==> flow/design.v <==
module Mips_Processor (
    input             clk,
    input             rst,
    output     [15:0] mem_addr,
    output            mem_wr,
    output     [15:0] mem_wdata,
    input      [15:0] mem_rdata,
    output reg        wb_we,
    output reg [3:0]  wb_rd,
    output reg [15:0] wb_data
);
    localparam OP_ADD  = 4'd0,  OP_ADDM = 4'd1,  OP_SUB = 4'd2,  OP_ADDI = 4'd3;
    localparam OP_MUL  = 4'd4,  OP_AND  = 4'd5,  OP_SHL = 4'd6,  OP_LW   = 4'd7;
    localparam OP_LWI  = 4'd8,  OP_SW   = 4'd9,  OP_SWI = 4'd10, OP_CLR  = 4'd11;
    localparam OP_LI   = 4'd12, OP_CMP  = 4'd13, OP_BNE = 4'd14, OP_J    = 4'd15;
    reg  [15:0] pc;
    reg         ifid_valid;
    reg  [15:0] ifid_instr, ifid_pcp2;
    reg         idex_valid;
    reg  [3:0]  idex_op, idex_r1, idex_r2;
    reg  [15:0] idex_v1, idex_v2, idex_imm;
    reg         exmem_valid;
    reg  [3:0]  exmem_op, exmem_rd;
    reg  [15:0] exmem_res, exmem_s;
    reg         exmem_phase;
    reg  [15:0] sr, hi, lo;
    reg  [15:0] rf [0:15];
    function writes_reg(input [3:0] op);
        writes_reg = (op == OP_ADD) || (op == OP_ADDM) || (op == OP_SUB) || (op == OP_ADDI) ||
                     (op == OP_AND) || (op == OP_SHL) || (op == OP_LW) || (op == OP_LWI) ||
                     (op == OP_CLR) || (op == OP_LI);
    endfunction
    function uses_ba(input [3:0] op);
        uses_ba = (op == OP_ADDM) || (op == OP_LW) || (op == OP_LWI) || (op == OP_SW) || (op == OP_SWI);
    endfunction
    function uses_mem(input [3:0] op);
        uses_mem = uses_ba(op);
    endfunction
    function is_load(input [3:0] op);
        is_load = (op == OP_ADDM) || (op == OP_LW) || (op == OP_LWI);
    endfunction
    function b_is_reg(input [3:0] op);
        b_is_reg = (op == OP_ADD) || (op == OP_SUB) || (op == OP_MUL) || (op == OP_AND) || (op == OP_CMP);
    endfunction
    function b_shifted(input [3:0] op);
        b_shifted = (op == OP_ADDM) || (op == OP_LW) || (op == OP_LI);
    endfunction
    function real_rd(input [3:0] r);
        real_rd = (r != 4'd0) && (r != 4'd9) && (r != 4'd12) && (r != 4'd13);
    endfunction
    wire mem_port   = exmem_valid && uses_mem(exmem_op);
    wire two_phase  = (exmem_op == OP_LWI) || (exmem_op == OP_SWI);
    wire stall_mem  = exmem_valid && two_phase && !exmem_phase;
    wire [15:0] data_addr = exmem_res;
    assign mem_addr  = mem_port ? data_addr : pc;
    assign mem_wr    = exmem_valid && ((exmem_op == OP_SW) || (exmem_op == OP_SWI && exmem_phase));
    assign mem_wdata = exmem_s;
    reg [15:0] mem_result;
    always @* begin
        case (exmem_op)
            OP_ADDM:       mem_result = exmem_s + mem_rdata;
            OP_LW, OP_LWI: mem_result = mem_rdata;
            default:       mem_result = exmem_res;
        endcase
    end
    wire mem_we       = exmem_valid && writes_reg(exmem_op) && !stall_mem;
    wire mem_fwd_ok   = exmem_valid && writes_reg(exmem_op) && !is_load(exmem_op) && real_rd(exmem_rd);
    wire wb_real      = wb_we && real_rd(wb_rd);
    function [15:0] fwd(input [3:0] r, input [15:0] v);
        if (mem_fwd_ok && exmem_rd == r)
            fwd = exmem_res;
        else if (wb_real && wb_rd == r)
            fwd = wb_data;
        else
            fwd = v;
    endfunction
    wire [15:0] f1 = fwd(idex_r1, idex_v1);
    wire [15:0] f2 = fwd(idex_r2, idex_v2);
    wire [15:0] ex_a = uses_ba(idex_op) ? f2 : f1;
    wire [15:0] ex_b = b_is_reg(idex_op) ? f2 : idex_imm;
    wire [16:0] ex_diff = {1'b0, ex_a} + {1'b0, ~ex_b} + 17'd1;
    wire        ex_eq   = (ex_a == ex_b);
    wire [31:0] ex_prod = ex_a * ex_b;
    wire [15:0] ex_shl  = (ex_b[15:4] != 12'd0) ? 16'd0 : (ex_a << ex_b[3:0]);
    reg [15:0] ex_res;
    always @* begin
        case (idex_op)
            OP_SUB:  ex_res = ex_diff[15:0];
            OP_AND:  ex_res = ex_a & ex_b;
            OP_SHL:  ex_res = ex_shl;
            OP_CLR:  ex_res = 16'd0;
            OP_LI:   ex_res = ex_b;
            default: ex_res = ex_a + ex_b;
        endcase
    end
    wire [15:0] ex_sr = {ex_eq, ex_diff[15], ex_diff[16],
                         (ex_a[15] != ex_b[15]) && (ex_diff[15] != ex_a[15]), 12'd0};
    wire [3:0]  id_op = ifid_instr[15:12];
    wire [3:0]  id_r1 = ifid_instr[11:8];
    wire [3:0]  id_r2 = uses_ba(id_op) ? 4'd10 : ifid_instr[7:4];
    wire [15:0] id_sx = {{8{ifid_instr[7]}}, ifid_instr[7:0]};
    wire [15:0] id_imm = b_shifted(id_op) ? {id_sx[14:0], 1'b0} : id_sx;
    function [15:0] rd_reg(input [3:0] r);
        if (r == 4'd0)
            rd_reg = 16'd0;
        else if (r == 4'd9)
            rd_reg = sr;
        else if (r == 4'd12)
            rd_reg = hi;
        else if (r == 4'd13)
            rd_reg = lo;
        else if (wb_real && wb_rd == r)
            rd_reg = wb_data;
        else
            rd_reg = rf[r];
    endfunction
    wire id_reads1 = ifid_valid && (id_op != OP_LI) && (id_op != OP_CLR) && (id_op != OP_BNE) &&
                     (id_op != OP_J) && (!uses_ba(id_op) || id_op == OP_ADDM || id_op == OP_SW || id_op == OP_SWI);
    wire id_reads2 = ifid_valid && (b_is_reg(id_op) || uses_ba(id_op));
    wire ex_load   = idex_valid && writes_reg(idex_op) && is_load(idex_op);
    wire load_use  = ex_load && ((id_reads1 && id_r1 == idex_r1) || (id_reads2 && id_r2 == idex_r1));
    function spec_hit(input [3:0] r);
        spec_hit = idex_valid && (((idex_op == OP_CMP) && r == 4'd9) ||
                                  ((idex_op == OP_MUL) && (r == 4'd12 || r == 4'd13)));
    endfunction
    wire spec_use  = (id_reads1 && spec_hit(id_r1)) || (id_reads2 && spec_hit(id_r2));
    wire stall_id  = load_use || spec_use;
    wire id_go     = ifid_valid && !stall_mem && !stall_id;
    wire ex_cmp    = idex_valid && (idex_op == OP_CMP);
    wire br_taken  = ifid_valid && (id_op == OP_BNE) && (ex_cmp ? !ex_eq : !sr[15]);
    wire redirect  = id_go && (br_taken || id_op == OP_J);
    wire [15:0] br_target = ifid_pcp2 + {id_sx[14:0], 1'b0};
    wire [15:0] j_target  = {ifid_pcp2[15:13], ifid_instr[11:0], 1'b0};
    wire fetch    = !mem_port;                  
    wire if_hold  = stall_mem || (ifid_valid && stall_id);
    wire [15:0] pcp2 = pc + 16'd2;
    integer i;
    always @(posedge clk) begin
        if (rst) begin
            pc <= 16'd0;
            ifid_valid <= 1'b0;
            idex_valid <= 1'b0;
            exmem_valid <= 1'b0;
            exmem_phase <= 1'b0;
            wb_we <= 1'b0;
            sr <= 16'd0;
            hi <= 16'd0;
            lo <= 16'd0;
            for (i = 0; i < 16; i = i + 1)
                rf[i] <= 16'd0;
        end else begin
            if (wb_real)
                rf[wb_rd] <= wb_data;
            wb_we   <= mem_we;
            wb_rd   <= exmem_rd;
            wb_data <= mem_result;
            if (stall_mem) begin
                exmem_phase <= 1'b1;
                exmem_res   <= mem_rdata;
                idex_v1     <= f1;
                idex_v2     <= f2;
            end else begin
                exmem_valid <= idex_valid && (idex_op != OP_BNE) && (idex_op != OP_J);
                exmem_op    <= idex_op;
                exmem_rd    <= idex_r1;
                exmem_res   <= ex_res;
                exmem_s     <= f1;
                exmem_phase <= 1'b0;
                if (idex_valid && idex_op == OP_CMP)
                    sr <= ex_sr;
                if (idex_valid && idex_op == OP_MUL) begin
                    hi <= ex_prod[31:16];
                    lo <= ex_prod[15:0];
                end
                idex_valid <= id_go;
                idex_op    <= id_op;
                idex_r1    <= id_r1;
                idex_r2    <= id_r2;
                idex_v1    <= rd_reg(id_r1);
                idex_v2    <= rd_reg(id_r2);
                idex_imm   <= id_imm;
            end
            if (redirect) begin
                pc <= (id_op == OP_J) ? j_target : br_target;
                ifid_valid <= 1'b0;
            end else if (!if_hold) begin
                if (fetch) begin
                    pc <= pcp2;
                    ifid_valid <= 1'b1;
                    ifid_instr <= mem_rdata;
                    ifid_pcp2  <= pcp2;
                end else begin
                    ifid_valid <= 1'b0;
                end
            end
        end
    end
endmodule
Step by step through the tools: Mips_Processor --
Tool output for the design above, in the order of the flow. Lines are those of the file above, counted from 1. Operators: Yosys type, input widths -> output width; for muxes data width and select width s. Library cell names are shortened. Not given: --
Set-up: design top Mips_Processor, clock input clk, library sky130hd, timing corner tt_025C_1v80

Word level --
Source: Yosys, flattened and elaborated, memories not mapped. Widths are those after wreduce. Print and check cells do not count. Equal cells are merged and count once. Memory sizes are those after Yosys's memory passes, which may raise the word count (mostly to a power of two), join words into wider ones and drop unused or constant bits.
Bit counts: register bits 202, RAM bits 256, memories 1, output and inout bits 54
Cells by class: $add $sub $neg 6, multiply operators 1, eq/ne operators 67, shift-type cells 1, mux-type cells 40, bitwise logic cells 7, reduce/logical cells 128
Memory list:
- rf | depth 16, bits a word 16, line 27 | reg  [15:0] rf [0:15];
Operators by type and width (number):
- $mul 16x16->32 | 1
- $mux 16 | 27
- $eq 4x4->1 const B | 24
- $pmux 16 s5 | 1
- $logic_or 1x1->1 | 54
- $logic_and 1x1->1 | 52
- $add 16x16->16 | 3
- $ne 4x4->1 const B | 12
- $eq 4x3->1 const B | 10
- $eq 4x4->1 | 8
- $pmux 16 s2 | 1
- $eq 4x2->1 const B | 5
- $logic_not 4->1 | 5
- $add 16x16->17 | 1
- $add 17x1->17 const B | 1
- $eq 16x16->1 | 1
- $and 16x16->16 | 1
- $add 16x2->16 const B | 1
- $shl 16x4->16 | 1
- $not 16->16 | 1
- $mux 4 | 4
- $reduce_bool 12->1 | 1
- $eq 4x1->1 const B | 3
- $reduce_and 2->1 | 4
- $reduce_bool 4->1 | 2
- $mux 8 | 1
- $logic_not 1->1 | 7
- $mux 1 | 6
Not listed: further kinds 6, cells in them 12.

Longest topological paths --
Yosys ltp: most cells in a row. Word level: on the elaborated netlist, between registers, memories and ports. Mapped: between sequential cells and ports; inverters and the memories' decode and read muxes count.
Depth: depth in word-level cells 25, ABC_AREA 0, depth in mapped cells 37

Synthesis result --
Source: synth_stat.txt of the flow (Yosys; design flattened, memories mapped). It holds for the ABC_AREA given above (unset counts as 0); a run with the other value may have another netlist. The area totals of this step are shown rounded.
Mapped netlist: mapped cells 3664, chip area (Yosys) 36500 µm², sequential area 13300 µm², flip-flop cells 462
Cells by type:
- edfxtp_1 | number 401, area in all 1.2E+04 µm²
- fa_1 | number 198, area in all 3.96E+03 µm²
- ha_1 | number 167, area in all 2.09E+03 µm²
- mux4_2 | number 80, area in all 1.8E+03 µm²
- nand2_1 | number 404, area in all 1.52E+03 µm²
- and2_1 | number 202, area in all 1.26E+03 µm²
- dfxtp_1 | number 61, area in all 1.22E+03 µm²
- nor2_1 | number 284, area in all 1.07E+03 µm²
- inv_1 | number 280, area in all 1.05E+03 µm²
- a21oi_1 | number 170, area in all 850.816 µm²
- mux2i_1 | number 82, area in all 820.787 µm²
- xnor2_1 | number 85, area in all 744.464 µm²
- clkbuf_1 | number 195, area in all 731.952 µm²
- a211oi_1 | number 87, area in all 653.126 µm²
- o21ai_0 | number 124, area in all 620.595 µm²
- nand3_1 | number 92, area in all 460.442 µm²
- mux2_2 | number 38, area in all 427.91 µm²
- nor2b_1 | number 53, area in all 331.568 µm²
Not listed: further types 70, cells in them 661.

Worst setup path after synthesis --
OpenSTA on the mapped netlist: ideal clock, no wires. The path of least setup slack (recovery checks aside). Input and output delay are each 20% of the period. Register names are those of the netlist, which keeps one name where synthesis merged equal registers.
Timing path after synthesis: path kind register to register, start register exmem_op[1], end register hi[15], clock period 11.0 ns, launch time at the first pin 0.000 ns, data arrival time 8.620 ns, required time 10.857 ns, setup slack 2.237 ns, delay of the path 8.763 ns, driving pins on the path 33, buffers on the path 5, synthesis period reached 8.763 ns
"delay of the path" is the arrival time less input delay plus setup time. "driving pins on the path": output pins that drive a net of the path, with the launching flip-flop's if there is one; two outputs of one cell count as two. "synthesis period reached" = period - worst setup slack (recovery checks aside). The figure is calculated, with input and output delays left at 20% of the set period. The rows between start and end are the longest chain of elaborated cells between them; the timing report does not say that the signal goes this way. Where chains are equally long, one stands for them. A line is the first line of the expression or statement that the cell stems from. Yosys adds cells for indexed reads and writes and turns some case tables into memories.
On the way, after synthesis: path through edfxtp_1 -> and4b_4 -> nor3_4 -> or4b_1 -> buf_2 -> buf_2 -> buf_2 -> buf_2 -> or2_2 -> a31oi_1 -> clkbuf_1 -> nor2_1 -> fa_1 -> inv_1 -> fa_1 -> fa_1 -> inv_1 -> fa_1 -> fa_1 -> inv_1 -> fa_1 -> inv_1 -> ha_1 -> a21o_1 -> a21o_1 -> a221oi_1 -> a31oi_1 -> a31o_2 -> a31oi_1 -> o211ai_1 -> a32oi_1 -> a221o_1 -> a41oi_1, cells in the longest elaborated chain 17
RTL lines, path after synthesis:
- from (decl) | line 23 | reg  [3:0]  exmem_op, exmem_rd;
- from (assign) | line 164 | exmem_op    <= idex_op;
- $logic_not 4->1 | line 29 | writes_reg = (op == OP_ADD) || (op == OP_ADDM) || (op == OP_SUB) || (op == OP_ADDI) ||
- $logic_or 1x1->1 x9 | line 29
- $logic_and 1x1->1 x3 | line 67 | wire mem_fwd_ok   = exmem_valid && writes_reg(exmem_op) && !is_load(exmem_op) && real_rd(exmem_rd);
- $logic_and 1x1->1 | line 70 | if (mem_fwd_ok && exmem_rd == r)
- $mux 16 | line 70
- $mux 16 | line 79 | wire [15:0] ex_a = uses_ba(idex_op) ? f2 : f1;
- $mul 16x16->32 | line 83 | wire [31:0] ex_prod = ex_a * ex_b;
- to (assign) | line 147 | hi <= 16'd0;
- to (assign) | line 172 | hi <= ex_prod[31:16];
- to (decl) | line 26 | reg  [15:0] sr, hi, lo;

Timing after layout --
Path of least setup slack in the final report of stored run 1 (OpenROAD, finished layout, wires in). Where an end is a register, its clock arrival counts in the times.
Timing path after layout: path kind register to register, start register exmem_op[3], end register hi[9], clock period 11.0 ns, launch time at the first pin 0.63 ns, data arrival time 11.25 ns, required time 11.47 ns, setup slack 0.22 ns, driving pins on the path 35, buffers on the path 6
The rows between start and end are the longest chain of elaborated cells between them; the timing report does not say that the signal goes this way. Where chains are equally long, one stands for them.
On the way, after layout: path through edfxtp_1 -> or4b_1 -> o211ai_1 -> or4b_1 -> buf_2 -> buf_2 -> buf_2 -> buf_2 -> buf_2 -> nor2_1 -> a31oi_1 -> nand2_1 -> nand2_2 -> clkbuf_2 -> ha_1 -> inv_1 -> fa_1 -> inv_1 -> fa_1 -> fa_1 -> fa_1 -> fa_1 -> inv_1 -> fa_1 -> inv_1 -> ha_1 -> nand2_1 -> nor2_1 -> a221oi_1 -> a31oi_1 -> a31o_2 -> a31oi_2 -> nor2_1 -> o41ai_1 -> a21oi_1, cells in the longest elaborated chain 17
RTL lines, path after layout:
- from (decl) | line 23 | reg  [3:0]  exmem_op, exmem_rd;
- from (assign) | line 164 | exmem_op    <= idex_op;
- $logic_not 4->1 | line 29 | writes_reg = (op == OP_ADD) || (op == OP_ADDM) || (op == OP_SUB) || (op == OP_ADDI) ||
- $logic_or 1x1->1 x9 | line 29
- $logic_and 1x1->1 x3 | line 67 | wire mem_fwd_ok   = exmem_valid && writes_reg(exmem_op) && !is_load(exmem_op) && real_rd(exmem_rd);
- $logic_and 1x1->1 | line 70 | if (mem_fwd_ok && exmem_rd == r)
- $mux 16 | line 70
- $mux 16 | line 79 | wire [15:0] ex_a = uses_ba(idex_op) ? f2 : f1;
- $mul 16x16->32 | line 83 | wire [31:0] ex_prod = ex_a * ex_b;
- to (assign) | line 147 | hi <= 16'd0;
- to (assign) | line 172 | hi <= ex_prod[31:16];
- to (decl) | line 26 | reg  [15:0] sr, hi, lo;

--- measured runs ---
Settings and measured results of 5 stored flow runs for module Mips_Processor (sky130hd), not sorted in any way. The constraints put input and output delay at 20% of the set period each and load the outputs with 0.01 pF.
"period reached": clock period set for the run, less the worst setup slack. It is reckoned from that one timing run; input and output delays stay at 20% of the period that was set.
"time of the worst setup path": the worst setup path's part of the clock period (all of it between registers, 20% less for each end at a port) less its slack. A launch clock that arrives late makes it longer, a capture clock that arrives late makes it shorter.
By "power" is meant OpenSTA's value without simulated activity: inputs other than the clock are taken to toggle once in ten clock periods, and the tool carries that through the logic.
The results are shown rounded.

* Stored run 1 | settings: CORE_ASPECT_RATIO 1.93; CORE_MARGIN 9; GPL_ROUTABILITY_DRIVEN 0; GPL_TIMING_DRIVEN 0; MAX_ROUTING_LAYER met4; period_ns 11.0; CAP_MARGIN 20; CORE_UTILIZATION 40; SLEW_MARGIN 20 | results: netlist area reported by Yosys 36500 µm²; period reached 10.778 ns; power 0.0142 W; setup TNS 0.000 ns; final utilization 0.453; post-route worst hold slack 0.458 ns; area of the standard cells in the finished layout 40900 µm²; die footprint 103000 µm²; time of the worst setup path 10.78 ns; class of the worst setup path register to register; worst setup slack after layout 0.222 ns
* Stored run 2 | settings: CAP_MARGIN 5; CELL_PAD_IN_SITES_DETAIL_PLACEMENT 1; CORE_UTILIZATION 23; CTS_CLUSTER_DIAMETER 283; GPL_TIMING_DRIVEN 0; HOLD_SLACK_MARGIN 0.24; MIN_ROUTING_LAYER met2; PLACE_DENSITY_LB_ADDON 0.04; SETUP_SLACK_MARGIN 0.76; SLEW_MARGIN 35; period_ns 14.5; CORE_MARGIN 2 | results: time of the worst setup path 12.07 ns; class of the worst setup path register to register; post-route worst hold slack 0.443 ns; die footprint 162000 µm²; area of the standard cells in the finished layout 43100 µm²; netlist area reported by Yosys 36500 µm²; power 0.0119 W; setup TNS 0.000 ns; final utilization 0.273; worst setup slack after layout 2.43 ns; period reached 12.069 ns
* Stored run 3 | settings: CAP_MARGIN 15; CELL_PAD_IN_SITES_DETAIL_PLACEMENT 1; CELL_PAD_IN_SITES_GLOBAL_PLACEMENT 1; CORE_ASPECT_RATIO 1.08; CORE_MARGIN 8; CORE_UTILIZATION 30; CTS_CLUSTER_SIZE 72; GPL_ROUTABILITY_DRIVEN 0; GPL_TIMING_DRIVEN 0; MAX_ROUTING_LAYER met4; MIN_ROUTING_LAYER met2; PLACE_DENSITY 0.44; TNS_END_PERCENT 95; period_ns 11.0; SLEW_MARGIN 20 | results: post-route worst hold slack 0.451 ns; final utilization 0.349; area of the standard cells in the finished layout 42200 µm²; die footprint 133000 µm²; netlist area reported by Yosys 36500 µm²; time of the worst setup path 10.69 ns; class of the worst setup path register to register; worst setup slack after layout 0.309 ns; setup TNS 0.000 ns; power 0.0158 W; period reached 10.691 ns
* Stored run 4 | settings: CAP_MARGIN 30; CORE_ASPECT_RATIO 1.33; CORE_MARGIN 4; CORE_UTILIZATION 15; CTS_CLUSTER_DIAMETER 56; CTS_CLUSTER_SIZE 85; MIN_ROUTING_LAYER met1; PLACE_DENSITY 0.84; SLEW_MARGIN 10; TNS_END_PERCENT 45; period_ns 15.1 | results: post-route worst hold slack 0.494 ns; final utilization 0.175; period reached 10.224 ns; power 0.00983 W; worst setup slack after layout 4.88 ns; time of the worst setup path 10.22 ns; class of the worst setup path register to register; die footprint 251000 µm²; netlist area reported by Yosys 36500 µm²; area of the standard cells in the finished layout 42300 µm²; setup TNS 0.000 ns
* Stored run 5 | settings: CAP_MARGIN 35; CELL_PAD_IN_SITES_DETAIL_PLACEMENT 2; CELL_PAD_IN_SITES_GLOBAL_PLACEMENT 3; CORE_MARGIN 2; CORE_UTILIZATION 61; CTS_CLUSTER_SIZE 88; GPL_ROUTABILITY_DRIVEN 0; MAX_ROUTING_LAYER met4; MIN_ROUTING_LAYER met2; PLACE_DENSITY_LB_ADDON 0.14; SETUP_SLACK_MARGIN 1.47; period_ns 6.02; SLEW_MARGIN 20 | not finished: placement ended with error FLW-0024
--- end ---
